==> flow/design.v <==
`timescale 1ns / 1ps
module fbindct_8bit #(
  parameter IN_WIDTH = 8,                                  
  parameter INT_BITS = 6,                                  
  parameter FRAC_BITS = 6,                                 
  parameter INTER_WIDTH = IN_WIDTH + INT_BITS + FRAC_BITS, 
  parameter OUT_WIDTH = 20                                 
)(
  input                                        clk,
  input                                        rst,
  input signed [8*IN_WIDTH-1:0]                x_in,         
  input                                        ready_in,     
  input                                        load,         
  output                                       valid_out,    
  output signed [8*OUT_WIDTH-1:0]              y_out         
);
parameter [1:0] IDLE = 2'b00;
parameter [1:0] WAIT = 2'b01;
parameter [1:0] SEND = 2'b10;
reg [1:0] state;
parameter [1:0] STAGE1 = 2'b00;
parameter [1:0] STAGE2 = 2'b01;
parameter [1:0] STAGE3 = 2'b10;
parameter [1:0] STAGE4 = 2'b11;
reg [1:0] stage;
reg signed [IN_WIDTH-1:0] x_reg_0, x_reg_1, x_reg_2, x_reg_3, x_reg_4, x_reg_5, x_reg_6, x_reg_7;
reg done;
assign valid_out = done;
always @(posedge clk) begin : state_machine
  if (rst) begin
    state <= IDLE;
    stage <= STAGE1;
    done <= 1'b0;
    x_reg_0 <= 0;
    x_reg_1 <= 0;
    x_reg_2 <= 0;
    x_reg_3 <= 0;
    x_reg_4 <= 0;
    x_reg_5 <= 0;
    x_reg_6 <= 0;
    x_reg_7 <= 0;
  end else begin
    case (state)
      IDLE: begin
        if(load) begin
          x_reg_0 <= x_in[1*IN_WIDTH-1:0*IN_WIDTH];
          x_reg_1 <= x_in[2*IN_WIDTH-1:1*IN_WIDTH];
          x_reg_2 <= x_in[3*IN_WIDTH-1:2*IN_WIDTH];
          x_reg_3 <= x_in[4*IN_WIDTH-1:3*IN_WIDTH];
          x_reg_4 <= x_in[5*IN_WIDTH-1:4*IN_WIDTH];
          x_reg_5 <= x_in[6*IN_WIDTH-1:5*IN_WIDTH];
          x_reg_6 <= x_in[7*IN_WIDTH-1:6*IN_WIDTH];
          x_reg_7 <= x_in[8*IN_WIDTH-1:7*IN_WIDTH];
          state <= WAIT;
        end
      end
      WAIT: begin
        case (stage)
          STAGE1: begin 
            stage <= STAGE2;
            done <= 1'b0;
          end
          STAGE2: stage <= STAGE3;
          STAGE3: stage <= STAGE4;
          STAGE4: begin 
            state <= SEND;
            stage <= STAGE1;
            done <= 1'b1;
          end
          default : begin 
            stage <= STAGE1;
          end
        endcase
      end
      SEND: begin
        if(ready_in) begin
          state <= IDLE;
          done <= 1'b0;
        end
      end
      default: state <= IDLE;
    endcase
  end
end
reg signed [INTER_WIDTH-1:0] a_reg_0, a_reg_1, a_reg_2, a_reg_3, a_reg_4, a_reg_5, a_reg_6, a_reg_7;
wire signed [INTER_WIDTH-1:0] a_wire_0, a_wire_1, a_wire_2, a_wire_3, a_wire_4, a_wire_5, a_wire_6, a_wire_7;
assign a_wire_0 = (x_reg_0 + x_reg_7) << FRAC_BITS;
assign a_wire_1 = (x_reg_1 + x_reg_6) << FRAC_BITS;
assign a_wire_2 = (x_reg_2 + x_reg_5) << FRAC_BITS;
assign a_wire_3 = (x_reg_3 + x_reg_4) << FRAC_BITS;
assign a_wire_4 = (x_reg_3 - x_reg_4) << FRAC_BITS;
assign a_wire_5 = (x_reg_2 - x_reg_5) << FRAC_BITS;
assign a_wire_6 = (x_reg_1 - x_reg_6) << FRAC_BITS;
assign a_wire_7 = (x_reg_0 - x_reg_7) << FRAC_BITS;
always @(posedge clk) begin : stage1
  if(rst) begin
    a_reg_0 <= 0;
    a_reg_1 <= 0;
    a_reg_2 <= 0;
    a_reg_3 <= 0;
    a_reg_4 <= 0;
    a_reg_5 <= 0;
    a_reg_6 <= 0;
    a_reg_7 <= 0;
  end else if(stage == STAGE1) begin
    a_reg_0 <= a_wire_0;
    a_reg_1 <= a_wire_1;
    a_reg_2 <= a_wire_2;
    a_reg_3 <= a_wire_3;
    a_reg_4 <= a_wire_4;
    a_reg_5 <= a_wire_5;
    a_reg_6 <= a_wire_6;
    a_reg_7 <= a_wire_7;
  end
end
reg signed [INTER_WIDTH-1:0] b_reg_0, b_reg_1;
wire signed [INTER_WIDTH-1:0] b_wire_0, b_wire_1;
assign b_wire_0 = (a_reg_5>>>2) + (a_reg_5>>>3) + a_reg_6;             
assign b_wire_1 = (b_wire_0>>>1) + (b_wire_0>>>3) - a_reg_5;           
always @(posedge clk) begin : stage2
  if(rst) begin
    b_reg_0 <= 0;
    b_reg_1 <= 0;
  end else if(stage == STAGE2) begin
    b_reg_0 <= b_wire_0;
    b_reg_1 <= b_wire_1;
  end
end
reg signed [INTER_WIDTH-1:0] c_reg_0, c_reg_1, c_reg_2, c_reg_3, c_reg_4, c_reg_5, c_reg_6, c_reg_7;
wire signed [INTER_WIDTH-1:0] c_wire_0, c_wire_1, c_wire_2, c_wire_3, c_wire_4, c_wire_5, c_wire_6, c_wire_7;
assign c_wire_0 = a_reg_0 + a_reg_3;
assign c_wire_1 = a_reg_2 + a_reg_1;
assign c_wire_2 = a_reg_1 - a_reg_2;
assign c_wire_3 = a_reg_0 - a_reg_3;
assign c_wire_4 = a_reg_4 + b_reg_1;
assign c_wire_5 = a_reg_4 - b_reg_1;
assign c_wire_6 = a_reg_7 - b_reg_0;
assign c_wire_7 = b_reg_0 + a_reg_7;
always @(posedge clk) begin : stage3 
  if(rst) begin
    c_reg_0 <= 0;
    c_reg_1 <= 0;
    c_reg_2 <= 0;
    c_reg_3 <= 0;
    c_reg_4 <= 0;
    c_reg_5 <= 0;
    c_reg_6 <= 0;
    c_reg_7 <= 0;
  end else if(stage == STAGE3) begin
    c_reg_0 <= c_wire_0;
    c_reg_1 <= c_wire_1;
    c_reg_2 <= c_wire_2;
    c_reg_3 <= c_wire_3;
    c_reg_4 <= c_wire_4;
    c_reg_5 <= c_wire_5;
    c_reg_6 <= c_wire_6;
    c_reg_7 <= c_wire_7;
  end
end
reg signed [INTER_WIDTH-1:0] d_reg_0, d_reg_1, d_reg_2, d_reg_3, d_reg_4, d_reg_5, d_reg_6;
wire signed [INTER_WIDTH-1:0] d_wire_0, d_wire_1, d_wire_2, d_wire_3, d_wire_4, d_wire_5, d_wire_6;
assign d_wire_0 = c_reg_0 + c_reg_1;                                          
assign d_wire_1 = (d_wire_0>>>1) - c_reg_1;                                   
assign d_wire_2 = c_reg_2 - ((c_reg_3>>>2) + (c_reg_3>>>3));                 
assign d_wire_3 = c_reg_3 + (d_wire_2>>>2) + (d_wire_2>>>3);                 
assign d_wire_4 = c_reg_4 - (c_reg_7>>>3);                                    
assign d_wire_5 = c_reg_5 + (c_reg_6>>>1) + (c_reg_6>>>2) + (c_reg_6>>>3);  
assign d_wire_6 = c_reg_6 - (d_wire_5>>>1);                                   
always @(posedge clk) begin : stage4 
  if(rst) begin
    d_reg_0 <= 0;
    d_reg_1 <= 0;
    d_reg_2 <= 0;
    d_reg_3 <= 0;
    d_reg_4 <= 0;
    d_reg_5 <= 0;
    d_reg_6 <= 0;
  end else if(stage == STAGE4) begin
    d_reg_0 <= d_wire_0;
    d_reg_1 <= d_wire_1;
    d_reg_2 <= d_wire_2;
    d_reg_3 <= d_wire_3;
    d_reg_4 <= d_wire_4;
    d_reg_5 <= d_wire_5;
    d_reg_6 <= d_wire_6;
  end
end
reg [INTER_WIDTH-1:0] c_reg7_delay;
always @(posedge clk) begin : delay_c_reg
  if (rst) begin
    c_reg7_delay <= 1'b0;
  end else begin
    c_reg7_delay <= c_reg_7;
  end
end
assign y_out[1*OUT_WIDTH-1:0*OUT_WIDTH] = d_reg_0;
assign y_out[2*OUT_WIDTH-1:1*OUT_WIDTH] = c_reg7_delay;
assign y_out[3*OUT_WIDTH-1:2*OUT_WIDTH] = d_reg_3;
assign y_out[4*OUT_WIDTH-1:3*OUT_WIDTH] = d_reg_6;
assign y_out[5*OUT_WIDTH-1:4*OUT_WIDTH] = d_reg_1;
assign y_out[6*OUT_WIDTH-1:5*OUT_WIDTH] = d_reg_5;
assign y_out[7*OUT_WIDTH-1:6*OUT_WIDTH] = d_reg_2;
assign y_out[8*OUT_WIDTH-1:7*OUT_WIDTH] = d_reg_4;
endmodule
---- Tool chain data of fbindct_8bit ----
The steps from the RTL of fbindct_8bit to its reports follow in flow order.
Lines are those of the file above, counted from 1.
Operators: Yosys type, input widths -> output width; for muxes data width and select width s.
Library cell names are shortened.
Not given: --
set-up
  top ..................................... fbindct_8bit
  clock ................................... clk
  cell library ............................ sky130hd
  library corner .......................... tt_025C_1v80

---- After elaboration ----
Yosys after proc, flatten, opt, wreduce and memory -nomap, before mapping. Memory bits, and registers merged into a memory's read port (data or address), are not among the register bits. Print and check cells are not counted. Equal cells are merged and count once.
cells by class
  reductions and logical operators ........ 6
  add/subtract/negate cells ............... 31
  multiplexer cells ....................... 8
  equality and inequality tests ........... 9
operator list
  operator            count
  $add 20x20->20      5
  $sub 20x20->20      4
  $add 20x17->20      2
  $add 20x18->20      2
  $sub 20x19->20      2
  $add 8x8->9         4
  $sub 8x8->9         4
  $add 14x20->20      1
  $add 19x17->20      1
  $sub 19x20->20      1
  $sub 20x15->20      1
  $sub 20x17->20      1
  $add 20x19->20      1
  $add 18x17->19      1
  $add 13x12->14      1
  $pmux 2 s4          1
  $eq 2x2->1 const B  3
  $ne 2x2->1 const B  3
  $reduce_and 3->1    2
  $pmux 2 s3          1
  $mux 2              3
  $eq 2x1->1 const B  2
  $logic_not 2->1     2
  $pmux 1 s2          2
  $ne 3x3->1 const B  1
  $reduce_and 2->1    1
  $reduce_bool 2->1   1
  $mux 1              1
bit counts
  output and inout port bits .............. 161
  input bits .............................. 68
  register bits ........................... 536

---- Longest topological paths ----
Yosys ltp: most cells in a row. Word level: on the elaborated netlist, between registers, memories and ports. Mapped: between sequential cells and ports; inverters and the memories' decode and read muxes count.
logic depth
  word-level depth ........................ 4
  ABC_AREA ................................ 0
  depth in mapped cells ................... 27
  mapped depth without buffers ............ 26

---- After synthesis ----
The flow's flattened synthesis, as Yosys stat reports it; memories are mapped. The netlist is that of the ABC_AREA named above (0 if unset); the other value can give another one.
Totals and module areas in this step are rounded.
mapped netlist
  flip-flops .............................. 435
  sequential area ......................... 8700 sq um
  mapped cells ............................ 3446
  chip area (Yosys) ....................... 29000 sq um
cell types
  type      count  total area (sq um)
  dfxtp_1   435    8.71E+03
  ha_1      306    3.83E+03
  nor2_1    506    1.9E+03
  fa_1      89     1.78E+03
  xnor2_1   167    1.46E+03
  a21oi_1   287    1.44E+03
  inv_1     372    1.4E+03
  mux2i_1   120    1.2E+03
  nand2_1   248    930.893
  a211oi_1  99     743.213
  o21ai_0   104    520.499
  xor2_1    56     490.47
  o21bai_1  65     487.968
  clkbuf_1  113    424.157
  a21o_1    55     412.896
  o21a_1    38     285.274
  nor3_1    49     245.235
  a21boi_0  24     180.173
Other cell types: 56; their cells: 313.

---- Path before layout ----
OpenSTA on the mapped netlist: ideal clock, no wires. The path of least setup slack (recovery checks aside). Input and output delay are each 20% of the period. Register names are those of the netlist, which keeps one name where synthesis merged equal registers.
timing path post-synthesis
  kind .................................... flip-flop to flip-flop
  start ................................... reg c_reg_6[4]
  end ..................................... reg d_reg_6[19]
  data arrival time ....................... 5451 ps
  period .................................. 10000 ps
  buffers on the path ..................... 0
  path delay .............................. 5534 ps
  data required time ...................... 9917 ps
  setup slack ............................. 4467 ps
  stages on the path ...................... 23
  synthesis period reached ................ 5533 ps
"path delay" = arrival - input delay + setup time.
"stages on the path": output pins that drive a net of the path, with the launching flip-flop's if there is one; two outputs of one cell count as two.
"synthesis period reached" = period - worst setup slack (recovery checks aside). The figure is calculated, with input and output delays left at 20% of the set period.
The rows between start and end are the longest chain of elaborated cells between them; the timing report does not say that the signal goes this way. Where chains are equally long, one stands for them.
A line is the first line of the expression or statement that the cell stems from. Yosys adds cells for indexed reads and writes and turns some case tables into memories.
between the ends, post-synthesis
  cells stage by stage .................... dfxtp_1 inv_1 fa_1 fa_1 inv_1 ha_1 a211oi_1 o21bai_2 a21oi_1 xor2_1 ha_1 a21o_1 a21oi_1 nor3b_1 a21oi_1 maj3_2 maj3_2 o21a_1 o211ai_2 o211ai_2 maj3_2 a2111o_1 o221ai_1
  cells in the longest elaborated chain ... 4
  elaborated cells between the ends (all ways) .. 4
  RTL lines with such cells ............... 2
ends and longest elaborated chain, post-synthesis
  element          RTL line  text
  start, declared  129       reg signed [INTER_WIDTH-1:0] c_reg_0, c_reg_1, c_reg_2, c_reg_3, c_reg_4, c_reg_5, c_reg_6, c_reg_7;
  start, assigned  147       c_reg_6 <= 0;
  start, assigned  156       c_reg_6 <= c_wire_6;
  $add 20x19->20   167       assign d_wire_5 = c_reg_5 + (c_reg_6>>>1) + (c_reg_6>>>2) + (c_reg_6>>>3);
  $add 20x18->20   167
  $add 20x17->20   167
  $sub 20x19->20   168       assign d_wire_6 = c_reg_6 - (d_wire_5>>>1);
  end, assigned    177       d_reg_6 <= 0;
  end, assigned    185       d_reg_6 <= d_wire_6;
  end, declared    160       reg signed [INTER_WIDTH-1:0] d_reg_0, d_reg_1, d_reg_2, d_reg_3, d_reg_4, d_reg_5, d_reg_6;

---- Timing after layout ----
From the final timing report of run A: the path of least setup slack in the routed layout; clock arrival at registers is part of the times.
The report prints the path's times to 10 ps; the period is as set.
timing path after layout
  kind .................................... flip-flop to flip-flop
  start ................................... reg c_reg_6[4]
  end ..................................... reg d_reg_6[19]
  period .................................. 10000 ps
  stages on the path ...................... 23
  buffers on the path ..................... 0
  data arrival time ....................... 6520 ps
  data required time ...................... 10520 ps
  setup slack ............................. 4010 ps
The rows between start and end are the longest chain of elaborated cells between them; the timing report does not say that the signal goes this way. Where chains are equally long, one stands for them.
between the ends, after layout
  cells stage by stage .................... dfxtp_1 inv_1 fa_1 fa_1 inv_1 ha_1 a211oi_1 o21bai_2 a21oi_1 xor2_1 ha_1 a21o_1 a21oi_1 nor3b_1 a21oi_1 maj3_2 maj3_2 o21a_1 o211ai_2 o211ai_2 maj3_2 a2111o_1 o221ai_1
  cells in the longest elaborated chain ... 4
  elaborated cells between the ends (all ways) .. 4
  RTL lines with such cells ............... 2
ends and longest elaborated chain, after layout
  element          RTL line  text
  start, declared  129       reg signed [INTER_WIDTH-1:0] c_reg_0, c_reg_1, c_reg_2, c_reg_3, c_reg_4, c_reg_5, c_reg_6, c_reg_7;
  start, assigned  147       c_reg_6 <= 0;
  start, assigned  156       c_reg_6 <= c_wire_6;
  $add 20x19->20   167       assign d_wire_5 = c_reg_5 + (c_reg_6>>>1) + (c_reg_6>>>2) + (c_reg_6>>>3);
  $add 20x18->20   167
  $add 20x17->20   167
  $sub 20x19->20   168       assign d_wire_6 = c_reg_6 - (d_wire_5>>>1);
  end, assigned    177       d_reg_6 <= 0;
  end, assigned    185       d_reg_6 <= d_wire_6;
  end, declared    160       reg signed [INTER_WIDTH-1:0] d_reg_0, d_reg_1, d_reg_2, d_reg_3, d_reg_4, d_reg_5, d_reg_6;

Add stored flow runs of fbindct_8bit

Flow measurements of fbindct_8bit on sky130hd: 4 stored runs with different settings, listed in no order. Input and output delays are each 20% of the period that was set; the output load is 0.01 pF.
By "period achieved" is meant the clock period of the run minus its worst setup slack. This is arithmetic on one report: input and output delays are still those of the set period (20% each).
By "total design power" is meant OpenSTA's value without simulated activity: inputs other than the clock are taken to toggle once in ten clock periods, and the tool carries that through the logic.
The results are shown rounded.

======== run A ========
==> flow/run.sh <==
#!/bin/bash
# the make line also repeats the synthesis and layout settings of config.mk as NAME=value (left out here)
make -C /OpenROAD-flow-scripts/flow DESIGN_CONFIG=/design/flow/config.mk WORK_HOME=/design/flow/orfs CLKGATE_MAP_FILE= finish
==> flow/config.mk <==
export PLATFORM = sky130hd
export DESIGN_NAME = fbindct_8bit
export DESIGN_NICKNAME = fbindct_8bit
export VERILOG_FILES = /design/flow/design.v
export SDC_FILE = /design/flow/constraint.sdc
export NUM_CORES = 4
export LEC_CHECK = 0
export CAP_MARGIN = 20
export CORE_MARGIN = 2
export CORE_UTILIZATION = 40
export SLEW_MARGIN = 20
==> flow/constraint.sdc <==
create_clock -name core_clock -period 10.0 [get_ports {clk}]
set_input_delay 2.0000 -clock core_clock [delete_from_list [all_inputs] [get_ports {clk}]]
set_output_delay 2.0000 -clock core_clock [all_outputs]
set_load 0.01 [all_outputs]

-------- measured, run A --------
  period achieved ......................... 5992 ps
  overall die area ........................ 74000 sq um
  worst setup slack after layout .......... 4000 ps
  total negative setup slack .............. 0 ps
  chip area in the Yosys report ........... 29000 sq um
  utilization of the finished layout ...... 47 %
  total design power ...................... 7.7 mW

======== run B ========
==> flow/run.sh <==
#!/bin/bash
# the make line also repeats the synthesis and layout settings of config.mk as NAME=value (left out here)
make -C /OpenROAD-flow-scripts/flow DESIGN_CONFIG=/design/flow/config.mk WORK_HOME=/design/flow/orfs CLKGATE_MAP_FILE= finish
==> flow/config.mk <==
export PLATFORM = sky130hd
export DESIGN_NAME = fbindct_8bit
export DESIGN_NICKNAME = fbindct_8bit
export VERILOG_FILES = /design/flow/design.v
export SDC_FILE = /design/flow/constraint.sdc
export NUM_CORES = 4
export LEC_CHECK = 0
export ABC_AREA = 0
export CAP_MARGIN = 20
export CELL_PAD_IN_SITES_DETAIL_PLACEMENT = 2
export CELL_PAD_IN_SITES_GLOBAL_PLACEMENT = 2
export CORE_ASPECT_RATIO = 1.61
export CORE_MARGIN = 4
export CORE_UTILIZATION = 17
export CTS_CLUSTER_SIZE = 55
export GPL_ROUTABILITY_DRIVEN = 0
export HOLD_SLACK_MARGIN = -0.09
export MAX_ROUTING_LAYER = met4
export MIN_ROUTING_LAYER = met2
export PLACE_DENSITY_LB_ADDON = 0.19
export SLEW_MARGIN = 0
export TNS_END_PERCENT = 70
==> flow/constraint.sdc <==
create_clock -name core_clock -period 8.47 [get_ports {clk}]
set_input_delay 1.6940 -clock core_clock [delete_from_list [all_inputs] [get_ports {clk}]]
set_output_delay 1.6940 -clock core_clock [all_outputs]
set_load 0.01 [all_outputs]

-------- measured, run B --------
  worst setup slack after layout .......... 2300 ps
  utilization of the finished layout ...... 21 %
  total negative setup slack .............. 0 ps
  period achieved ......................... 6182 ps
  chip area in the Yosys report ........... 29000 sq um
  overall die area ........................ 180000 sq um
  total design power ...................... 10.0 mW

======== run C ========
==> flow/run.sh <==
#!/bin/bash
# the make line also repeats the synthesis and layout settings of config.mk as NAME=value (left out here)
make -C /OpenROAD-flow-scripts/flow DESIGN_CONFIG=/design/flow/config.mk WORK_HOME=/design/flow/orfs CLKGATE_MAP_FILE= finish
==> flow/config.mk <==
export PLATFORM = sky130hd
export DESIGN_NAME = fbindct_8bit
export DESIGN_NICKNAME = fbindct_8bit
export VERILOG_FILES = /design/flow/design.v
export SDC_FILE = /design/flow/constraint.sdc
export NUM_CORES = 4
export LEC_CHECK = 0
export ABC_AREA = 1
export CAP_MARGIN = 40
export CELL_PAD_IN_SITES_DETAIL_PLACEMENT = 0
export CORE_ASPECT_RATIO = 0.7
export CORE_MARGIN = 2
export CORE_UTILIZATION = 40
export CTS_CLUSTER_SIZE = 92
export MIN_ROUTING_LAYER = met1
export SLEW_MARGIN = 10
==> flow/constraint.sdc <==
create_clock -name core_clock -period 6.26 [get_ports {clk}]
set_input_delay 1.2520 -clock core_clock [delete_from_list [all_inputs] [get_ports {clk}]]
set_output_delay 1.2520 -clock core_clock [all_outputs]
set_load 0.01 [all_outputs]

-------- measured, run C --------
  overall die area ........................ 78000 sq um
  period achieved ......................... 5188 ps
  worst setup slack after layout .......... 1100 ps
  total negative setup slack .............. 0 ps
  total design power ...................... 14 mW
  chip area in the Yosys report ........... 30000 sq um
  utilization of the finished layout ...... 46 %

======== run D ========
==> flow/run.sh <==
#!/bin/bash
# the make line also repeats the synthesis and layout settings of config.mk as NAME=value (left out here)
make -C /OpenROAD-flow-scripts/flow DESIGN_CONFIG=/design/flow/config.mk WORK_HOME=/design/flow/orfs CLKGATE_MAP_FILE= finish
==> flow/config.mk <==
export PLATFORM = sky130hd
export DESIGN_NAME = fbindct_8bit
export DESIGN_NICKNAME = fbindct_8bit
export VERILOG_FILES = /design/flow/design.v
export SDC_FILE = /design/flow/constraint.sdc
export NUM_CORES = 4
export LEC_CHECK = 0
export ABC_AREA = 1
export CAP_MARGIN = 20
export CORE_ASPECT_RATIO = 0.7
export CORE_MARGIN = 2
export CORE_UTILIZATION = 40
export MIN_ROUTING_LAYER = met2
export SLEW_MARGIN = 10
==> flow/constraint.sdc <==
create_clock -name core_clock -period 7.51 [get_ports {clk}]
set_input_delay 1.5020 -clock core_clock [delete_from_list [all_inputs] [get_ports {clk}]]
set_output_delay 1.5020 -clock core_clock [all_outputs]
set_load 0.01 [all_outputs]

-------- measured, run D --------
  period achieved ......................... 5324 ps
  total design power ...................... 12 mW
  overall die area ........................ 78000 sq um
  total negative setup slack .............. 0 ps
  utilization of the finished layout ...... 46 %
  chip area in the Yosys report ........... 30000 sq um
  worst setup slack after layout .......... 2200 ps
